==> flow/design.v <==
module adc_interface (
    input wire clk,
    input wire rst_n,
    input wire [11:0] adc_data,
    input wire adc_valid,
    output reg [11:0] voltage_fb,
    output reg data_ready
);
    always @(posedge clk or negedge rst_n) begin
        if (!rst_n) begin
            voltage_fb <= 12'd0;
            data_ready <= 1'b0;
        end else begin
            if (adc_valid) begin
                voltage_fb <= adc_data;
                data_ready <= 1'b1;
            end else begin
                data_ready <= 1'b0;
            end
        end
    end
endmodule
module pid_controller #(
    parameter DATA_WIDTH = 12,
    parameter KP = 16'd100,
    parameter KI = 16'd10,
    parameter KD = 16'd5,
    parameter SETPOINT = 12'd2048
)(
    input wire clk,
    input wire rst_n,
    input wire [DATA_WIDTH-1:0] feedback,
    input wire fb_valid,
    output reg [9:0] control_out,
    output reg out_valid
);
    reg signed [DATA_WIDTH:0] error;
    reg signed [DATA_WIDTH:0] prev_error;
    reg signed [31:0] integral;
    reg signed [DATA_WIDTH:0] derivative;
    reg signed [31:0] p_term, i_term, d_term;
    reg signed [31:0] pid_sum;
    always @(posedge clk or negedge rst_n) begin
        if (!rst_n) begin
            error <= 0;
            prev_error <= 0;
            integral <= 0;
            derivative <= 0;
            p_term <= 0;
            i_term <= 0;
            d_term <= 0;
            pid_sum <= 0;
            control_out <= 10'd512;
            out_valid <= 1'b0;
        end else if (fb_valid) begin
            error <= SETPOINT - feedback;
            prev_error <= error;
            if (integral + error > 32'sd100000)
                integral <= 32'sd100000;
            else if (integral + error < -32'sd100000)
                integral <= -32'sd100000;
            else
                integral <= integral + error;
            derivative <= error - prev_error;
            p_term <= ($signed({16'd0, KP}) * error) >>> 8;
            i_term <= ($signed({16'd0, KI}) * integral) >>> 16;
            d_term <= ($signed({16'd0, KD}) * derivative) >>> 8;
            pid_sum <= p_term + i_term + d_term + 32'sd512;
            if (pid_sum > 32'sd1023)
                control_out <= 10'd1023;
            else if (pid_sum < 32'sd0)
                control_out <= 10'd0;
            else
                control_out <= pid_sum[9:0];
            out_valid <= 1'b1;
        end else begin
            out_valid <= 1'b0;
        end
    end
endmodule
module pwm_generator #(
    parameter CLK_FREQ = 100_000_000,
    parameter PWM_FREQ = 100_000,
    parameter PWM_RESOLUTION = 10
)(
    input wire clk,
    input wire rst_n,
    input wire [PWM_RESOLUTION-1:0] duty_cycle,
    output reg pwm_out
);
    localparam COUNTER_MAX = CLK_FREQ / PWM_FREQ;
    reg [$clog2(COUNTER_MAX)-1:0] counter;
    reg [PWM_RESOLUTION-1:0] duty_reg;
    reg [PWM_RESOLUTION-1:0] compare_val;
    always @(posedge clk or negedge rst_n) begin
        if (!rst_n) begin
            counter <= 0;
            duty_reg <= 0;
            compare_val <= 0;
            pwm_out <= 1'b0;
        end else begin
            if (counter < COUNTER_MAX - 1) begin
                counter <= counter + 1;
            end else begin
                counter <= 0;
                duty_reg <= duty_cycle;
            end
            compare_val <= (duty_reg * COUNTER_MAX) >> PWM_RESOLUTION;
            pwm_out <= (counter < compare_val) ? 1'b1 : 1'b0;
        end
    end
endmodule
module buck_converter_top #(
    parameter CLK_FREQ = 100_000_000,
    parameter PWM_FREQ = 100_000,
    parameter V_REF = 12'd2048,
    parameter KP = 16'd100,
    parameter KI = 16'd10,
    parameter KD = 16'd5
)(
    input wire clk,
    input wire rst_n,
    input wire [11:0] adc_data,
    input wire adc_valid,
    output wire pwm_out,
    output wire [11:0] voltage_monitor,
    output wire [9:0] duty_cycle_monitor
);
    wire [11:0] voltage_fb;
    wire adc_ready;
    wire [9:0] duty_cycle;
    wire pid_valid;
    adc_interface adc_if (
        .clk(clk),
        .rst_n(rst_n),
        .adc_data(adc_data),
        .adc_valid(adc_valid),
        .voltage_fb(voltage_fb),
        .data_ready(adc_ready)
    );
    pid_controller #(
        .DATA_WIDTH(12),
        .KP(KP),
        .KI(KI),
        .KD(KD),
        .SETPOINT(V_REF)
    ) pid_ctrl (
        .clk(clk),
        .rst_n(rst_n),
        .feedback(voltage_fb),
        .fb_valid(adc_ready),
        .control_out(duty_cycle),
        .out_valid(pid_valid)
    );
    pwm_generator #(
        .CLK_FREQ(CLK_FREQ),
        .PWM_FREQ(PWM_FREQ),
        .PWM_RESOLUTION(10)
    ) pwm_gen (
        .clk(clk),
        .rst_n(rst_n),
        .duty_cycle(duty_cycle),
        .pwm_out(pwm_out)
    );
    assign voltage_monitor = voltage_fb;
    assign duty_cycle_monitor = duty_cycle;
endmodule
== Step by step through the tools: buck_converter_top ==
Tool output for the design above, in the order of the flow.
Line numbers count from 1 in the design file above.
Operators carry their Yosys type and port widths (W data, S select, Z words).
Cell names lack the library's common part.
A cell with -- has no value.

* Top module: buck_converter_top
* Clock: clk
* Standard-cell library: sky130hd
* Timing corner: tt_025C_1v80

== After elaboration ==
Source: Yosys, flattened and elaborated, memories not mapped. Widths are those after wreduce; folded enables and synchronous resets count as part of the registers. Registers that Yosys merges into a memory's read port (data or address) are not register bits. Print and check cells do not count. Equal cells are merged and count once.

* Register bits after elaboration: 195
* Input bits: 15
* Output and inout bits: 23
* Word width x clocked read ports: 0
* Bits in latches: 0
* Memories kept: 0
* Memory bits (writable): 0
* Bits in read-only memories: 0
* Word-level cells: 39

* Shift operators: 0
* Div/mod/pow operators: 0
* Reduce/logical cells: 0
* Add/subtract/negate cells: 7
* Bitwise logic cells: 0
* Mux-type cells: 7
* Equal/unequal tests: 0
* Multipliers: 4
* Magnitude comparators: 6

{| class="wikitable"
|+ Operator list
! operator !! count
|-
| $mul A4 B32 Y31 const A || 1
|-
| $mul A10 B7 Y17 const B || 1
|-
| $mul A6 B13 Y19 const A || 1
|-
| $mul A4 B13 Y17 const A || 1
|-
| $mux W32 || 2
|-
| $lt A32 B1 Y1 const B || 1
|-
| $add A32 B11 Y32 const B || 1
|-
| $gt A32 B11 Y1 const B || 1
|-
| $add A32 B13 Y32 || 1
|-
| $gt A32 B18 Y1 const B || 1
|-
| $lt A32 B18 Y1 const B || 1
|-
| $mux W10 || 3
|-
| $add A17 B9 Y18 || 1
|-
| $add A13 B16 Y17 || 1
|-
| $sub A12 B12 Y13 const A || 1
|-
| $sub A13 B13 Y13 || 1
|-
| $add A10 B1 Y10 const B || 1
|-
| $lt A10 B10 Y1 || 1
|-
| $lt A10 B10 Y1 const B || 1
|-
| $mux W1 || 2
|}

== Longest topological paths ==
Longest topological path by Yosys (ltp), each cell counted once; first at word level (registers and memories cut), then after technology mapping (sequential cells cut; the memories' decode and read muxes count).

* Word-level depth: 4
* ABC_AREA: 1
* Gate-level depth with buffers: 26

== Mapped cells and area ==
Yosys stat after the flow's synthesis: flattened, memories mapped to cells. It holds for the ABC_AREA given above (unset counts as 0); a run with the other value may have another netlist.

* Buffer cells: 42
* Mapped area: 16864.9 um^2
* Area of sequential cells: 4805.9 um^2
* Mapped flip-flops: 192
* Cell count: 2241

{| class="wikitable"
|+ Cell types
! cell !! count !! area in all (um^2)
|-
| dfrtp_1 || 191 || 4.78E+03
|-
| ha_1 || 226 || 2.83E+03
|-
| nand2_1 || 619 || 2.32E+03
|-
| inv_1 || 340 || 1.28E+03
|-
| fa_1 || 59 || 1.18E+03
|-
| o21ai_0 || 144 || 720.691
|-
| a21oi_1 || 131 || 655.629
|-
| nand3_1 || 104 || 520.499
|-
| nor2_1 || 119 || 446.678
|-
| xor2_1 || 36 || 315.302
|-
| xnor2_1 || 23 || 201.443
|-
| nand2_2 || 24 || 150.144
|-
| clkbuf_1 || 39 || 146.39
|-
| nand4_1 || 22 || 137.632
|-
| nor3_1 || 24 || 120.115
|-
| o21bai_1 || 13 || 97.594
|-
| or2_2 || 14 || 87.584
|-
| a22oi_1 || 10 || 75.072
|}

Not listed: further types 30, cells in them 103.

== Timing after synthesis ==
Source: OpenSTA report_checks on the synthesized netlist (no wires, ideal clock, input and output delay 20% of the period each), path of least setup slack; recovery checks are left aside. Register names are those of the netlist, which keeps one name where synthesis merged equal registers.

* Kind: reg-to-reg
* From: register pwm_gen.duty_reg[0]
* To: register pwm_gen.compare_val[4]
* Library setup time: 0.122 ns
* Launch time at the first pin: 0.000 ns
* Stages on the path: 18
* Path delay: 3.976 ns
* Arrival: 3.854 ns
* Clock period: 10.0 ns
* Path slack: 6.024 ns
* Synthesis period reached: 3.976 ns

"path delay" is the arrival time less input delay plus setup time.
"stages on the path" counts driving pins, that of a launching flip-flop among them; a cell with two outputs on the path counts twice.
"synthesis period reached" is the clock period less the worst setup slack; recovery checks do not enter. This is arithmetic on one report: input and output delays are still those of the set period (20% each).
Between the ends stands the longest chain of elaborated cells between them, by number of cells; it is not shown to be the way that was timed. Of several equally long chains one is given.
Each line given opens the expression or statement behind the cell; cells for indexed reads and writes are added by Yosys, which also makes memories of some case tables.

* Cells stage by stage: dfrtp_1 > fa_1 > inv_1 > fa_1 > inv_1 > fa_1 > inv_1 > fa_1 > inv_1 > ha_1 > nand2_1 > o21ai_0 > a21oi_1 > o21ai_0 > a21oi_1 > nor2_1 > nor2_1 > xnor2_1
* Length of the longest elaborated chain: 1

{| class="wikitable"
|+ RTL lines, path post-synthesis
! what !! RTL line !! RTL
|-
| start: declaration || 93 || <nowiki>reg [PWM_RESOLUTION-1:0] duty_reg;</nowiki>
|-
| start: assignment || 98 || <nowiki>duty_reg <= 0;</nowiki>
|-
| start: assignment || 106 || <nowiki>duty_reg <= duty_cycle;</nowiki>
|-
| $mul A10 B7 Y17 || 108 || <nowiki>compare_val <= (duty_reg * COUNTER_MAX) >> PWM_RESOLUTION;</nowiki>
|-
| end: assignment || 99 || <nowiki>compare_val <= 0;</nowiki>
|-
| end: assignment || 108 ||
|-
| end: declaration || 94 || <nowiki>reg [PWM_RESOLUTION-1:0] compare_val;</nowiki>
|}

== Worst path after layout ==
From the final timing report of stored run 1: the path of least setup slack in the routed layout; clock arrival at registers is part of the times.

* Kind: reg-to-reg
* From: register pid_ctrl.error[12]
* To: register pid_ctrl.integral[2]
* Arrival: 4.95 ns
* Launch time at the first pin: 0.46 ns
* Library setup time: 0.06 ns
* Clock period: 10.0 ns
* Path slack: 5.46 ns
* Stages on the path: 20

Between the ends stands the longest chain of elaborated cells between them, by number of cells; it is not shown to be the way that was timed. Of several equally long chains one is given.
A register here has more assigning lines than the two given.

* Cells stage by stage: dfrtp_1 > buf_4 > ha_1 > nand2_1 > nor2_1 > nand2_1 > nor2_1 > nand2_1 > nand3_1 > inv_1 > o21ai_2 > xor2_2 > nor3_1 > nand4_1 > ha_1 > inv_1 > nand2_1 > nor3_1 > nand2_1 > nand2_1
* Length of the longest elaborated chain: 4

{| class="wikitable"
|+ RTL lines, path after layout
! what !! RTL line !! RTL
|-
| start: declaration || 37 || <nowiki>reg signed [DATA_WIDTH:0] error;</nowiki>
|-
| start: assignment || 45 || <nowiki>error <= 0;</nowiki>
|-
| start: assignment || 56 || <nowiki>error <= SETPOINT - feedback;</nowiki>
|-
| $add A32 B13 Y32 || 60 || <nowiki>else if (integral + error < -32'sd100000)</nowiki>
|-
| $lt A32 B18 Y1 || 60 ||
|-
| $mux W32 || 60 ||
|-
| $mux W32 || 58 || <nowiki>if (integral + error > 32'sd100000)</nowiki>
|-
| end: assignment || 61 || <nowiki>integral <= -32'sd100000;</nowiki>
|-
| end: assignment || 63 || <nowiki>integral <= integral + error;</nowiki>
|-
| end: declaration || 39 || <nowiki>reg signed [31:0] integral;</nowiki>
|}

6 stored runs of buck_converter_top in the flow (synthesis by Yosys, layout by OpenROAD, sky130hd cells), in arbitrary order. Constraints: input delay and output delay 20% of the set period each, output load 0.01 pF.
"period achieved" is the run's clock period less its worst setup slack. It is reckoned from that one timing run; input and output delays stay at 20% of the period that was set.
By "critical path time" is meant the share of the clock period that the worst setup path is allowed (20% is reserved at inputs, 20% at outputs), minus its slack. Clock arrival times at its registers enter into it.

=== Stored run 1 ===
{| class="wikitable"
! Setting !! Value
|-
| ABC_AREA || 1
|-
| CAP_MARGIN || 5
|-
| CELL_PAD_IN_SITES_GLOBAL_PLACEMENT || 3
|-
| CORE_UTILIZATION || 40
|-
| CTS_CLUSTER_DIAMETER || 335
|-
| GPL_ROUTABILITY_DRIVEN || 0
|-
| MIN_ROUTING_LAYER || met2
|-
| PLACE_DENSITY_LB_ADDON || 0.1
|-
| SLEW_MARGIN || 5
|-
| period_ns || 10.0
|-
| CORE_MARGIN || 2
|-
! Result !! Value
|-
| Critical path time || 4.54 ns
|-
| Worst setup path type || reg-to-reg
|-
| Setup TNS || 0.000 ns
|-
| Period achieved || 4.544 ns
|-
| Full die area || 43821.1 um^2
|-
| Cell area after synthesis || 16864.9 um^2
|-
| Worst hold slack || 0.481 ns
|-
| Utilization of the finished layout || 43.9 %
|-
| Setup slack of the worst path || 5.456 ns
|-
| Standard-cell area after routing || 18343.8 um^2
|}

=== Stored run 2 ===
{| class="wikitable"
! Setting !! Value
|-
| CAP_MARGIN || 10
|-
| CELL_PAD_IN_SITES_DETAIL_PLACEMENT || 1
|-
| CELL_PAD_IN_SITES_GLOBAL_PLACEMENT || 0
|-
| CORE_ASPECT_RATIO || 0.77
|-
| CORE_MARGIN || 9
|-
| CORE_UTILIZATION || 33
|-
| CTS_CLUSTER_DIAMETER || 56
|-
| CTS_CLUSTER_SIZE || 80
|-
| GPL_ROUTABILITY_DRIVEN || 1
|-
| GPL_TIMING_DRIVEN || 1
|-
| HOLD_SLACK_MARGIN || 0.26
|-
| MAX_ROUTING_LAYER || met4
|-
| SETUP_SLACK_MARGIN || 0.25
|-
| SLEW_MARGIN || 40
|-
| TNS_END_PERCENT || 65
|-
| period_ns || 6.18
|-
! Result !! Value
|-
| Full die area || 56036.5 um^2
|-
| Setup slack of the worst path || 1.463 ns
|-
| Cell area after synthesis || 15766.4 um^2
|-
| Utilization of the finished layout || 37.2 %
|-
| Standard-cell area after routing || 17351.6 um^2
|-
| Period achieved || 4.717 ns
|-
| Critical path time || 4.72 ns
|-
| Worst setup path type || reg-to-reg
|-
| Worst hold slack || 0.486 ns
|-
| Setup TNS || 0.000 ns
|}

=== Stored run 3 ===
{| class="wikitable"
! Setting !! Value
|-
| ABC_AREA || 1
|-
| CAP_MARGIN || 25
|-
| CORE_UTILIZATION || 40
|-
| SLEW_MARGIN || 15
|-
| period_ns || 10.0
|-
| CORE_MARGIN || 2
|-
! Result !! Value
|-
| Critical path time || 4.29 ns
|-
| Worst setup path type || reg-to-reg
|-
| Period achieved || 4.291 ns
|-
| Setup TNS || 0.000 ns
|-
| Standard-cell area after routing || 18411.4 um^2
|-
| Cell area after synthesis || 16864.9 um^2
|-
| Full die area || 43821.1 um^2
|-
| Setup slack of the worst path || 5.709 ns
|-
| Utilization of the finished layout || 44.1 %
|-
| Worst hold slack || 0.479 ns
|}

=== Stored run 4 ===
{| class="wikitable"
! Setting !! Value
|-
| CORE_UTILIZATION || 39
|-
| period_ns || 4.89
|-
| CAP_MARGIN || 20
|-
| CORE_MARGIN || 2
|-
| SLEW_MARGIN || 20
|-
! Result !! Value
|-
| Cell area after synthesis || 15766.4 um^2
|-
| Standard-cell area after routing || 17302.8 um^2
|-
| Setup slack of the worst path || 0.366 ns
|-
| Setup TNS || 0.000 ns
|-
| Critical path time || 4.52 ns
|-
| Worst setup path type || reg-to-reg
|-
| Worst hold slack || 0.491 ns
|-
| Full die area || 42051.7 um^2
|-
| Period achieved || 4.524 ns
|-
| Utilization of the finished layout || 43.4 %
|}

=== Stored run 5 ===
{| class="wikitable"
! Setting !! Value
|-
| CORE_UTILIZATION || 32
|-
| CTS_CLUSTER_SIZE || 19
|-
| MAX_ROUTING_LAYER || met4
|-
| PLACE_DENSITY_LB_ADDON || 0.23
|-
| SETUP_SLACK_MARGIN || 0.79
|-
| TNS_END_PERCENT || 80
|-
| period_ns || 6.9
|-
| CAP_MARGIN || 20
|-
| CORE_MARGIN || 2
|-
| SLEW_MARGIN || 20
|-
! Result !! Value
|-
| Cell area after synthesis || 15766.4 um^2
|-
| Critical path time || 4.82 ns
|-
| Worst setup path type || reg-to-reg
|-
| Standard-cell area after routing || 17434.2 um^2
|-
| Full die area || 51062.4 um^2
|-
| Setup slack of the worst path || 2.085 ns
|-
| Utilization of the finished layout || 35.8 %
|-
| Period achieved || 4.815 ns
|-
| Worst hold slack || 0.488 ns
|-
| Setup TNS || 0.000 ns
|}

=== Stored run 6 ===
{| class="wikitable"
! Setting !! Value
|-
| CORE_UTILIZATION || 40
|-
| period_ns || 10.0
|-
| CAP_MARGIN || 20
|-
| CORE_MARGIN || 2
|-
| SLEW_MARGIN || 20
|-
! Result !! Value
|-
| Setup slack of the worst path || 5.225 ns
|-
| Setup TNS || 0.000 ns
|-
| Critical path time || 4.78 ns
|-
| Worst setup path type || reg-to-reg
|-
| Worst hold slack || 0.489 ns
|-
| Standard-cell area after routing || 17202.7 um^2
|-
| Utilization of the finished layout || 44.4 %
|-
| Period achieved || 4.775 ns
|-
| Cell area after synthesis || 15766.4 um^2
|-
| Full die area || 41020.4 um^2
|}
